==> flow/design.v <==
`timescale 1ns / 1ps
module IntFilterBlock 
#(	
	parameter OutDataWidth = 18
)
(
	input Clk_i,
	input Rst_i,
	input [OutDataWidth-1:0] Data_i,
	input DataNd_i,
	output [OutDataWidth-1:0] Data_o,
	output DataValid_o
);
	reg [OutDataWidth-1:0] outAcc;
	reg outVal;
	assign Data_o = outAcc;
	assign DataValid_o = outVal;
	always @(posedge Clk_i or posedge Rst_i) begin
		if (Rst_i) begin
			outAcc <= {OutDataWidth{1'b0}};
			outVal <= 1'b0;
		end else begin
			if (DataNd_i) begin
				outAcc <= outAcc+Data_i;
				outVal <= 1'b1;
			end else begin
				outAcc <= {OutDataWidth{1'b0}};
				outVal <= 1'b0;
			end 
		end
	end
endmodule
`timescale 1ns / 1ps
module DecimBlock
#(	
	parameter OutDataWidth = 18,
	parameter DecimCntWidth = 7
)
(
	input Clk_i,
	input Rst_i,
	input [2:0]	DecimFactor_i,
	input [OutDataWidth-1:0] Data_i,
	input DataVal_i,
	output [OutDataWidth-1:0] Data_o,
	output DataVal_o
);
	reg [DecimCntWidth-1:0] decimCnt;
	reg [2:0] decimFactor;
	assign Data_o = Data_i;
	assign DataVal_o = DataVal_i? (decimCnt == 0):1'b0;
	always	@(posedge Clk_i or posedge Rst_i)	begin
		if	(Rst_i) begin
			decimFactor <= 3'd1;
		end else begin
			if (DecimFactor_i <= 3'd1)	begin
				decimFactor <= 3'd1;
			end else begin
				decimFactor <= DecimFactor_i;
			end
		end
	end
	always @(posedge Clk_i or posedge Rst_i) begin
		if (Rst_i) begin
			decimCnt <= {DecimCntWidth{1'b0}};
		end else begin
			if (DataVal_i) begin
				if (decimCnt == decimFactor-1) begin
					decimCnt <= {DecimCntWidth{1'b0}};
				end else begin
					decimCnt <= decimCnt+7'd1;
				end
			end else begin
				decimCnt <= {DecimCntWidth{1'b0}};
			end
		end
	end
endmodule
`timescale 1ns / 1ps
module CombFilterBlock 
#(
	parameter	M=4,
	parameter	OutDataWidth	=	18
)
(
	input Clk_i,
	input Rst_i,
	input [OutDataWidth-1:0] Data_i,
	input DataNd_i,
	output [OutDataWidth-1:0] Data_o,
	output DataValid_o
);
	reg signed	[OutDataWidth-1:0] sumResult;
	reg	dataValid;
	reg	signed	[OutDataWidth-1:0] delData [M-1:0];
	assign Data_o = sumResult;
	assign DataValid_o = dataValid;
	genvar i;
	generate 
		for (i=0; i<M; i=i+1) begin: DelayGen
			always @(posedge Clk_i or posedge Rst_i) begin
				if (Rst_i) begin
					delData [i] <= {OutDataWidth{1'b0}};
				end else if (DataNd_i) begin
					if (i==0) begin
						delData [i] <= Data_i;
					end	else	begin
						delData [i] <= delData[i-1];
					end
				end
			end
		end
	endgenerate 
	always @(posedge Clk_i or posedge Rst_i) begin
		if (Rst_i) begin
			sumResult <= {OutDataWidth{1'b0}};
			dataValid <= 1'b0;
		end else begin
			if (DataNd_i) begin
				sumResult <= Data_i-delData[M-1];
				dataValid <= 1'b1;
			end else begin
				dataValid <= 1'b0;
			end
		end
	end
endmodule
`timescale 1ns / 1ps
module CicFilter
#(
	parameter N = 4,	 
	parameter M = 1,	 
	parameter InDataWidth	=	14,
	parameter OutDataWidth	=	32,
	parameter DecimCntWidth	=	7
)
(
	input Clk_i,
	input Rst_i,
	input [2:0]	DecimFactor_i,
	input [InDataWidth-1:0] Data_i,
	input DataNd_i,
	output [OutDataWidth-1:0] Data_o,
	output DataValid_o
);
	localparam	ExtendBitNum	=	OutDataWidth-InDataWidth;
	wire	[OutDataWidth-1:0]	adcExtData	=	{{ExtendBitNum{Data_i[InDataWidth-1]}},Data_i};
	wire	[OutDataWidth-1:0]	inData	[N-1:0];
	wire	[OutDataWidth-1:0]	intFilteredData	[N-1:0];
	wire	intFilteredDataValid	[N-1:0];
	wire	intDataVal	[N-1:0];
	wire	[OutDataWidth-1:0]	decimIntData;
	wire	decimIntDataValid;
	wire	[OutDataWidth-1:0]	combFilteredData	[N-1:0];
	wire	[OutDataWidth-1:0]	combInData	[N-1:0];
	wire	combDataVal	[N-1:0];
	wire	combFilteredDataVal	[N-1:0];
	assign	Data_o	=	combFilteredData[N-1];
	assign	DataValid_o	=	combFilteredDataVal[N-1];
genvar i,j;
generate 
	for (i=0; i<N; i=i+1)	begin: IntFilterGen
		assign	inData	[i]		=	(i==0)?adcExtData:intFilteredData[i-1];
		assign	intDataVal[i]	=	(i==0)?DataNd_i:intFilteredDataValid[i-1];
		IntFilterBlock 
		#(	
			.OutDataWidth	(OutDataWidth)
		)
		IntFilterBlock
		(
			.Clk_i			(Clk_i),
			.Rst_i			(Rst_i),
			.Data_i			(inData[i]),
			.DataNd_i		(intDataVal[i]),
			.Data_o			(intFilteredData[i]),
			.DataValid_o	(intFilteredDataValid[i])
		);
	end	
	DecimBlock
	#(	
		.OutDataWidth	(OutDataWidth),
		.DecimCntWidth	(DecimCntWidth)
	)
	DecimBlock
	(
		.Clk_i			(Clk_i),
		.Rst_i			(Rst_i),
		.DecimFactor_i	(DecimFactor_i),
		.Data_i			(intFilteredData[N-1]),
		.DataVal_i		(intFilteredDataValid[N-1]),
		.Data_o			(decimIntData),
		.DataVal_o		(decimIntDataValid)
	);
	for (j=0; j<N; j=j+1)	begin: CombFilterGen
		assign	combInData	[j]	=	(j==0)?decimIntData:combFilteredData[j-1];
		assign	combDataVal	[j]	=	(j==0)?decimIntDataValid:combFilteredDataVal[j-1];
		CombFilterBlock 
		#(	
			.M(M),
			.OutDataWidth	(OutDataWidth)
		)
		CombFilterBlock
		(
			.Clk_i			(Clk_i),
			.Rst_i			(Rst_i),
			.Data_i			(combInData[j]),
			.DataNd_i		(combDataVal[j]),
			.Data_o			(combFilteredData[j]),
			.DataValid_o	(combFilteredDataVal[j])
		);
	end
endgenerate
endmodule
Subject: tool reports on CicFilter

Hi,

# Step by step through the tools: CicFilter

Each step is given for the RTL above and for the edited RTL.
Lines under "original" count in the file above, lines under "edited" in the edited file.
"difference" is "edited" less "original", of the values as shown; "relative change" is that difference over "original", in percent.
Cell names lack the library's common part.
Not given: --

Top module: CicFilter
Clock port: Clk_i
Cell library: sky130hd
Timing corner: tt_025C_1v80

# The edit

Unified diff, file above to edited file.
The edited RTL no longer does the same as the RTL above: the edit was made by script, with no optimisation intended.

```diff
@@ -118,5 +118,5 @@
 		end else begin
 			if (DataNd_i) begin
-				sumResult <= Data_i-delData[M-1];
+				sumResult <= Data_i+delData[M-1];
 				dataValid <= 1'b1;
 			end else begin
```

# After elaboration

Counts by Yosys on the flattened word-level netlist (proc, flatten, opt, wreduce). Print and check cells are left out. Cells with the same type and inputs are merged into one.

Operators by class:

| item                             | original | edited | difference | relative change (%) |
| $add $sub $neg                   | 10       | 10     | 0          | 0.00 |
| $lt $le $gt $ge                  | 1        | 1      | 0          | 0.00 |
| eq/ne operators                  | 1        | 1      | 0          | 0.00 |
| multiplexer cells                | 16       | 16     | 0          | 0.00 |
| reductions and logical operators | 1        | 1      | 0          | 0.00 |

Operators with widths:

| cell                                                                      | original | edited | difference | relative change (%) |
| 32-bit adder                                                              | 4        | 8      | +4         | +100.00 |
| 32-bit subtractor                                                         | 4        | 0      | -4         | -100.00 |
| 1-bit two-way mux                                                         | 9        | 9      | 0          | 0.00 |
| 32-bit two-way mux                                                        | 4        | 4      | 0          | 0.00 |
| 7-bit two-way mux                                                         | 2        | 2      | 0          | 0.00 |
| 7-bit by 1-bit adder with 7-bit output with constant B                    | 1        | 1      | 0          | 0.00 |
| 7-bit by 32-bit == test with 1-bit output                                 | 1        | 1      | 0          | 0.00 |
| 3-bit by 1-bit less-or-equal comparator with 1-bit output with constant B | 1        | 1      | 0          | 0.00 |
| 7-bit zero test                                                           | 1        | 1      | 0          | 0.00 |
| 3-bit two-way mux                                                         | 1        | 1      | 0          | 0.00 |
| 3-bit by 1-bit subtractor with 4-bit output with constant B               | 1        | 1      | 0          | 0.00 |

Storage and ports:

| item                    | original | edited | difference | relative change (%) |
| bits in registers       | 402      | 402    | 0          | 0.00 |
| bits of input ports     | 20       | 20     | 0          | 0.00 |
| output and inout bits   | 33       | 33     | 0          | 0.00 |
| cells after elaboration | 51       | 51     | 0          | 0.00 |

# Logic depth

Yosys ltp: most cells in a row. Word level: on the elaborated netlist, between registers, memories and ports. Mapped: between sequential cells and ports; inverters and the memories' decode and read muxes count.

Logic depth:

| item                          | original | edited | difference | relative change (%) |
| depth after elaboration       | 4        | 4      | 0          | 0.00 |
| ABC_AREA                      | 0        | 0      | --         | -- |
| mapped depth                  | 12       | 12     | 0          | 0.00 |
| gate-level depth less buffers | 12       | 12     | 0          | 0.00 |

# After synthesis

The flow's flattened synthesis, as Yosys stat reports it; memories are mapped. The netlist is that of the ABC_AREA named above (0 if unset); the other value can give another one.

Mapped netlist:

| item                           | original | edited   | difference | relative change (%) |
| standard cells after synthesis | 2,955    | 2,677    | -278       | -9.41 |
| chip area (Yosys) (µm²)        | 26,658.1 | 26,020.0 | -638.1     | -2.39 |
| area of sequential cells (µm²) | 10,060.9 | 10,060.9 | 0.0        | 0.00 |
| flip-flop cells                | 402      | 402      | 0          | 0.00 |
| buffer cells                   | 99       | 75       | -24        | -24.24 |

Cell types:

| type     | original | edited | difference | relative change (%) |
| o21ai_0  | 259      | 139    | -120       | -46.33 |
| inv_1    | 195      | 82     | -113       | -57.95 |
| mux2_2   | 68       | 173    | +105       | +154.41 |
| nor2_1   | 153      | 196    | +43        | +28.10 |
| and2_1   | 59       | 17     | -42        | -71.19 |
| nand2_1  | 304      | 263    | -41        | -13.49 |
| clkbuf_1 | 93       | 61     | -32        | -34.41 |
| a21o_1   | 148      | 125    | -23        | -15.54 |
| xnor2_1  | 114      | 135    | +21        | +18.42 |
| o31ai_1  | 30       | 11     | -19        | -63.33 |
| nand3_1  | 63       | 47     | -16        | -25.40 |
| nor2b_1  | 40       | 24     | -16        | -40.00 |
| and3_1   | 33       | 20     | -13        | -39.39 |
| nand2b_1 | 42       | 30     | -12        | -28.57 |
| mux2i_1  | 18       | 6      | -12        | -66.67 |
| a21boi_0 | 13       | 1      | -12        | -92.31 |
| o21a_1   | 33       | 23     | -10        | -30.30 |
| a211oi_1 | 23       | 33     | +10        | +43.48 |

Not every row of either side is listed.
By module: a second synthesis without flattening, with its own total; a netlist apart from the flattened one above.

Second synthesis, totals:

| item                                    | original | edited   | difference | relative change (%) |
| cell total of the unflattened synthesis | 3,227    | 3,075    | -152       | -4.71 |
| area (unflattened synthesis) (µm²)      | 28,947.8 | 29,168.0 | +220.2     | +0.76 |

Each row is one instance without its submodules.

Modules, original:

| module                           | times used | cells | area (µm²) | sequential area (µm²) |
| CombFilterBlock                  | 4          | 455   | 4,190.3    | 1,626.6 |
| IntFilterBlock (OutDataWidth=32) | 4          | 331   | 2,851.5    | 825.8 |
| DecimBlock                       | 1          | 83    | 780.7      | 251.5 |
| CicFilter                        | 1          | 0     | 0.0        | 0.0 |

Modules, edited:

| module                           | times used | cells | area (µm²) | sequential area (µm²) |
| CombFilterBlock                  | 4          | 417   | 4,245.3    | 1,626.6 |
| IntFilterBlock (OutDataWidth=32) | 4          | 331   | 2,851.5    | 825.8 |
| DecimBlock                       | 1          | 83    | 780.7      | 251.5 |
| CicFilter                        | 1          | 0     | 0.0        | 0.0 |

# Worst setup path after synthesis

Path of least setup slack by OpenSTA after synthesis, without wires, with an ideal clock, recovery checks aside; 20% of the period is set as input and as output delay. Where synthesis merged equal registers, the netlist keeps one of their names.

Timing after synthesis:

| item                          | original                                                | edited                                             | difference | relative change (%) |
| kind                          | register to register                                    | input to register                                  | --         | -- |
| from                          | register CombFilterGen[0].CombFilterBlock.sumResult[0]  | input Data_i[3]                                    | --         | -- |
| to                            | register CombFilterGen[1].CombFilterBlock.sumResult[26] | register IntFilterGen[0].IntFilterBlock.outAcc[31] | --         | -- |
| clock period (ns)             | 4.0                                                     | 4.0                                                | 0.0        | 0.00 |
| input delay (ns)              | --                                                      | 0.800                                              | --         | -- |
| library setup time (ns)       | 0.125                                                   | 0.119                                              | -0.006     | -- |
| time at the first pin (ns)    | 0.000                                                   | 0.800                                              | +0.800     | -- |
| arrival (ns)                  | 2.905                                                   | 2.766                                              | -0.139     | -4.78 |
| data required time (ns)       | 3.875                                                   | 3.881                                              | +0.006     | +0.15 |
| path slack (ns)               | 0.970                                                   | 1.115                                              | +0.145     | -- |
| delay of the path (ns)        | 3.030                                                   | 2.085                                              | -0.945     | -31.19 |
| stages                        | 13                                                      | 10                                                 | -3         | -23.08 |
| buffers on the path           | 0                                                       | 0                                                  | 0          | -- |
| synthesis period reached (ns) | 3.03                                                    | 2.885                                              | -0.145     | -4.79 |

"delay of the path" is the arrival time less input delay plus setup time.
"stages": output pins that drive a net of the path, with the launching flip-flop's if there is one; two outputs of one cell count as two.
"synthesis period reached" = period - worst setup slack (recovery checks aside). The figure is calculated, with input and output delays left at 20% of the set period.
Between the ends stands the longest chain of elaborated cells between them, by number of cells; it is not shown to be the way that was timed. Of several equally long chains one is given.
A line is the first line of the expression or statement that the cell stems from. Yosys adds cells for indexed reads and writes and turns some case tables into memories.
A register here has more assigning lines than the two given.

Between the ends, after synthesis, original:
Cell sequence: dfrtp_1 > inv_1 > ha_1 > fa_1 > nand2b_1 > a21boi_0 > o21ai_0 > a22oi_1 > a211oi_1 > o31a_1 > o31ai_2 > xor2_1 > mux2_2
Cells in the longest elaborated chain: 1
Elaborated cells between the ends (all ways): 1
Source lines of those cells: 1
Those cells by class: add/sub (1)

RTL lines, path after synthesis, original:

| item              | RTL line | source |
| from (decl)       | 93       | `reg signed [OutDataWidth-1:0] sumResult;` |
| from (assign)     | 116      | `sumResult <= {OutDataWidth{1'b0}};` |
| from (assign)     | 120      | `sumResult <= Data_i-delData[M-1];` |
| 32-bit subtractor | 120      |  |
| to (assign)       | 116      |  |
| to (assign)       | 120      |  |
| to (decl)         | 93       |  |

Between the ends, after synthesis, edited:
Cell sequence: ha_1 > a21o_1 > a21oi_1 > a21oi_1 > nor3b_1 > o21ai_0 > o31ai_2 > o21bai_1 > xnor2_1 > and2_1
Cells in the longest elaborated chain: 2
Elaborated cells between the ends (all ways): 2
Source lines of those cells: 2
Those cells by class: add/sub (1); mux (1)

RTL lines, path after synthesis, edited:

| item               | RTL line | source |
| from (decl)        | 141      | `input [InDataWidth-1:0] Data_i,` |
| 32-bit adder       | 24       | `outAcc <= outAcc+Data_i;` |
| 32-bit two-way mux | 23       | `if (DataNd_i) begin` |
| to (assign)        | 20       | `outAcc <= {OutDataWidth{1'b0}};` |
| to (assign)        | 24       |  |
| to (decl)          | 14       | `reg [OutDataWidth-1:0] outAcc;` |

# Worst path after layout

Path of least setup slack in the final report of each run of pair 1 (OpenROAD, finished layout, wires in). Where an end is a register, its clock arrival counts in the times.

Timing post-layout:

| item                       | original                                                | edited                                                  | difference | relative change (%) |
| kind                       | register to register                                    | register to register                                    | --         | -- |
| from                       | register CombFilterGen[0].CombFilterBlock.sumResult[0]  | register CombFilterGen[0].CombFilterBlock.sumResult[0]  | --         | -- |
| to                         | register CombFilterGen[1].CombFilterBlock.sumResult[26] | register CombFilterGen[1].CombFilterBlock.sumResult[30] | --         | -- |
| clock period (ns)          | 4.0                                                     | 4.0                                                     | 0.0        | 0.00 |
| library setup time (ns)    | 0.11                                                    | 0.11                                                    | 0.00       | -- |
| time at the first pin (ns) | 0.58                                                    | 0.57                                                    | -0.01      | -1.72 |
| arrival (ns)               | 4.00                                                    | 3.82                                                    | -0.18      | -4.50 |
| data required time (ns)    | 4.48                                                    | 4.47                                                    | -0.01      | -0.22 |
| path slack (ns)            | 0.48                                                    | 0.65                                                    | +0.17      | -- |
| stages                     | 13                                                      | 12                                                      | -1         | -7.69 |
| buffers on the path        | 0                                                       | 0                                                       | 0          | -- |

Between the ends stands the longest chain of elaborated cells between them, by number of cells; it is not shown to be the way that was timed. Of several equally long chains one is given.

Between the ends, post-layout, original:
Cell sequence: dfrtp_1 > inv_1 > ha_1 > fa_1 > nand2b_1 > a21boi_0 > o21ai_0 > a22oi_1 > a211oi_1 > o31a_1 > o31ai_2 > xor2_1 > mux2_2
Cells in the longest elaborated chain: 1
Elaborated cells between the ends (all ways): 1
Source lines of those cells: 1
Those cells by class: add/sub (1)

RTL lines, path post-layout, original:

| item              | RTL line | source |
| from (decl)       | 93       | `reg signed [OutDataWidth-1:0] sumResult;` |
| from (assign)     | 116      | `sumResult <= {OutDataWidth{1'b0}};` |
| from (assign)     | 120      | `sumResult <= Data_i-delData[M-1];` |
| 32-bit subtractor | 120      |  |
| to (assign)       | 116      |  |
| to (assign)       | 120      |  |
| to (decl)         | 93       |  |

Between the ends, post-layout, edited:
Cell sequence: dfrtp_1 > ha_1 > fa_1 > a21oi_1 > o211ai_1 > a41oi_2 > o21ai_1 > a21oi_1 > a21oi_1 > a221oi_2 > xnor2_1 > mux2_2
Cells in the longest elaborated chain: 1
Elaborated cells between the ends (all ways): 1
Source lines of those cells: 1
Those cells by class: add/sub (1)

RTL lines, path post-layout, edited:

| item          | RTL line | source |
| from (decl)   | 93       | `reg signed [OutDataWidth-1:0] sumResult;` |
| from (assign) | 116      | `sumResult <= {OutDataWidth{1'b0}};` |
| from (assign) | 120      | `sumResult <= Data_i+delData[M-1];` |
| 32-bit adder  | 120      |  |
| to (assign)   | 116      |  |
| to (assign)   | 120      |  |
| to (decl)     | 93       |  |

# Layout results

Runs of the flow (Yosys, OpenROAD) on both versions; the two runs of a pair have the same settings. The constraints put input and output delay at 20% of the set period each and load the outputs with 0.01 pF.

Flow settings, pair 1:
CORE_UTILIZATION: 40
period_ns: 4.0
CAP_MARGIN: 20
CORE_MARGIN: 2
SLEW_MARGIN: 20

Results, pair 1:

| item                                 | original | edited   | difference | relative change (%) |
| netlist area reported by Yosys (µm²) | 26,658.1 | 26,020.0 | -638.1     | -2.39 |
| die outline area (µm²)               | 68,725.2 | 67,106.9 | -1,618.3   | -2.35 |
| std-cell area (final layout) (µm²)   | 29,793.6 | 29,356.9 | -436.7     | -1.47 |
| utilization after layout             | 0.452    | 0.456    | +0.004     | -- |
| worst setup slack after layout (ns)  | 0.478    | 0.654    | +0.176     | -- |
| setup total negative slack (ns)      | 0.000    | 0.000    | 0.000      | -- |
| worst-case hold slack (ns)           | 0.484    | 0.479    | -0.005     | -- |
| total power after layout (uW)        | 29,453   | 24,958   | -4,495     | -15.26 |
| clock period reached (ns)            | 3.522    | 3.346    | -0.176     | -5.00 |

Flow settings, pair 2:
CELL_PAD_IN_SITES_DETAIL_PLACEMENT: 1
CELL_PAD_IN_SITES_GLOBAL_PLACEMENT: 2
CORE_UTILIZATION: 48
CTS_CLUSTER_SIZE: 25
GPL_ROUTABILITY_DRIVEN: 0
MIN_ROUTING_LAYER: met2
PLACE_DENSITY_LB_ADDON: 0.19
SETUP_SLACK_MARGIN: 0.13
SLEW_MARGIN: 20
TNS_END_PERCENT: 45
period_ns: 3.01
CAP_MARGIN: 20
CORE_MARGIN: 2

Results, pair 2:

| item                                 | original | edited   | difference | relative change (%) |
| netlist area reported by Yosys (µm²) | 26,658.1 | 26,020.0 | -638.1     | -2.39 |
| die outline area (µm²)               | 57,439.3 | 56,086.1 | -1,353.2   | -2.36 |
| std-cell area (final layout) (µm²)   | 33,110.5 | 31,470.2 | -1,640.3   | -4.95 |
| utilization after layout             | 0.602    | 0.586    | -0.016     | -- |
| worst setup slack after layout (ns)  | -0.065   | 0.092    | +0.157     | -- |
| setup total negative slack (ns)      | -0.176   | 0.000    | +0.176     | -- |
| clock period reached (ns)            | 3.075    | 2.918    | -0.157     | -5.11 |

"clock period reached" is the run's clock period less its worst setup slack. It is reckoned from that one timing run; input and output delays stay at 20% of the period that was set.
"total power after layout" rests on the timing tool's default activity at the inputs, not on a simulated workload.

Regards
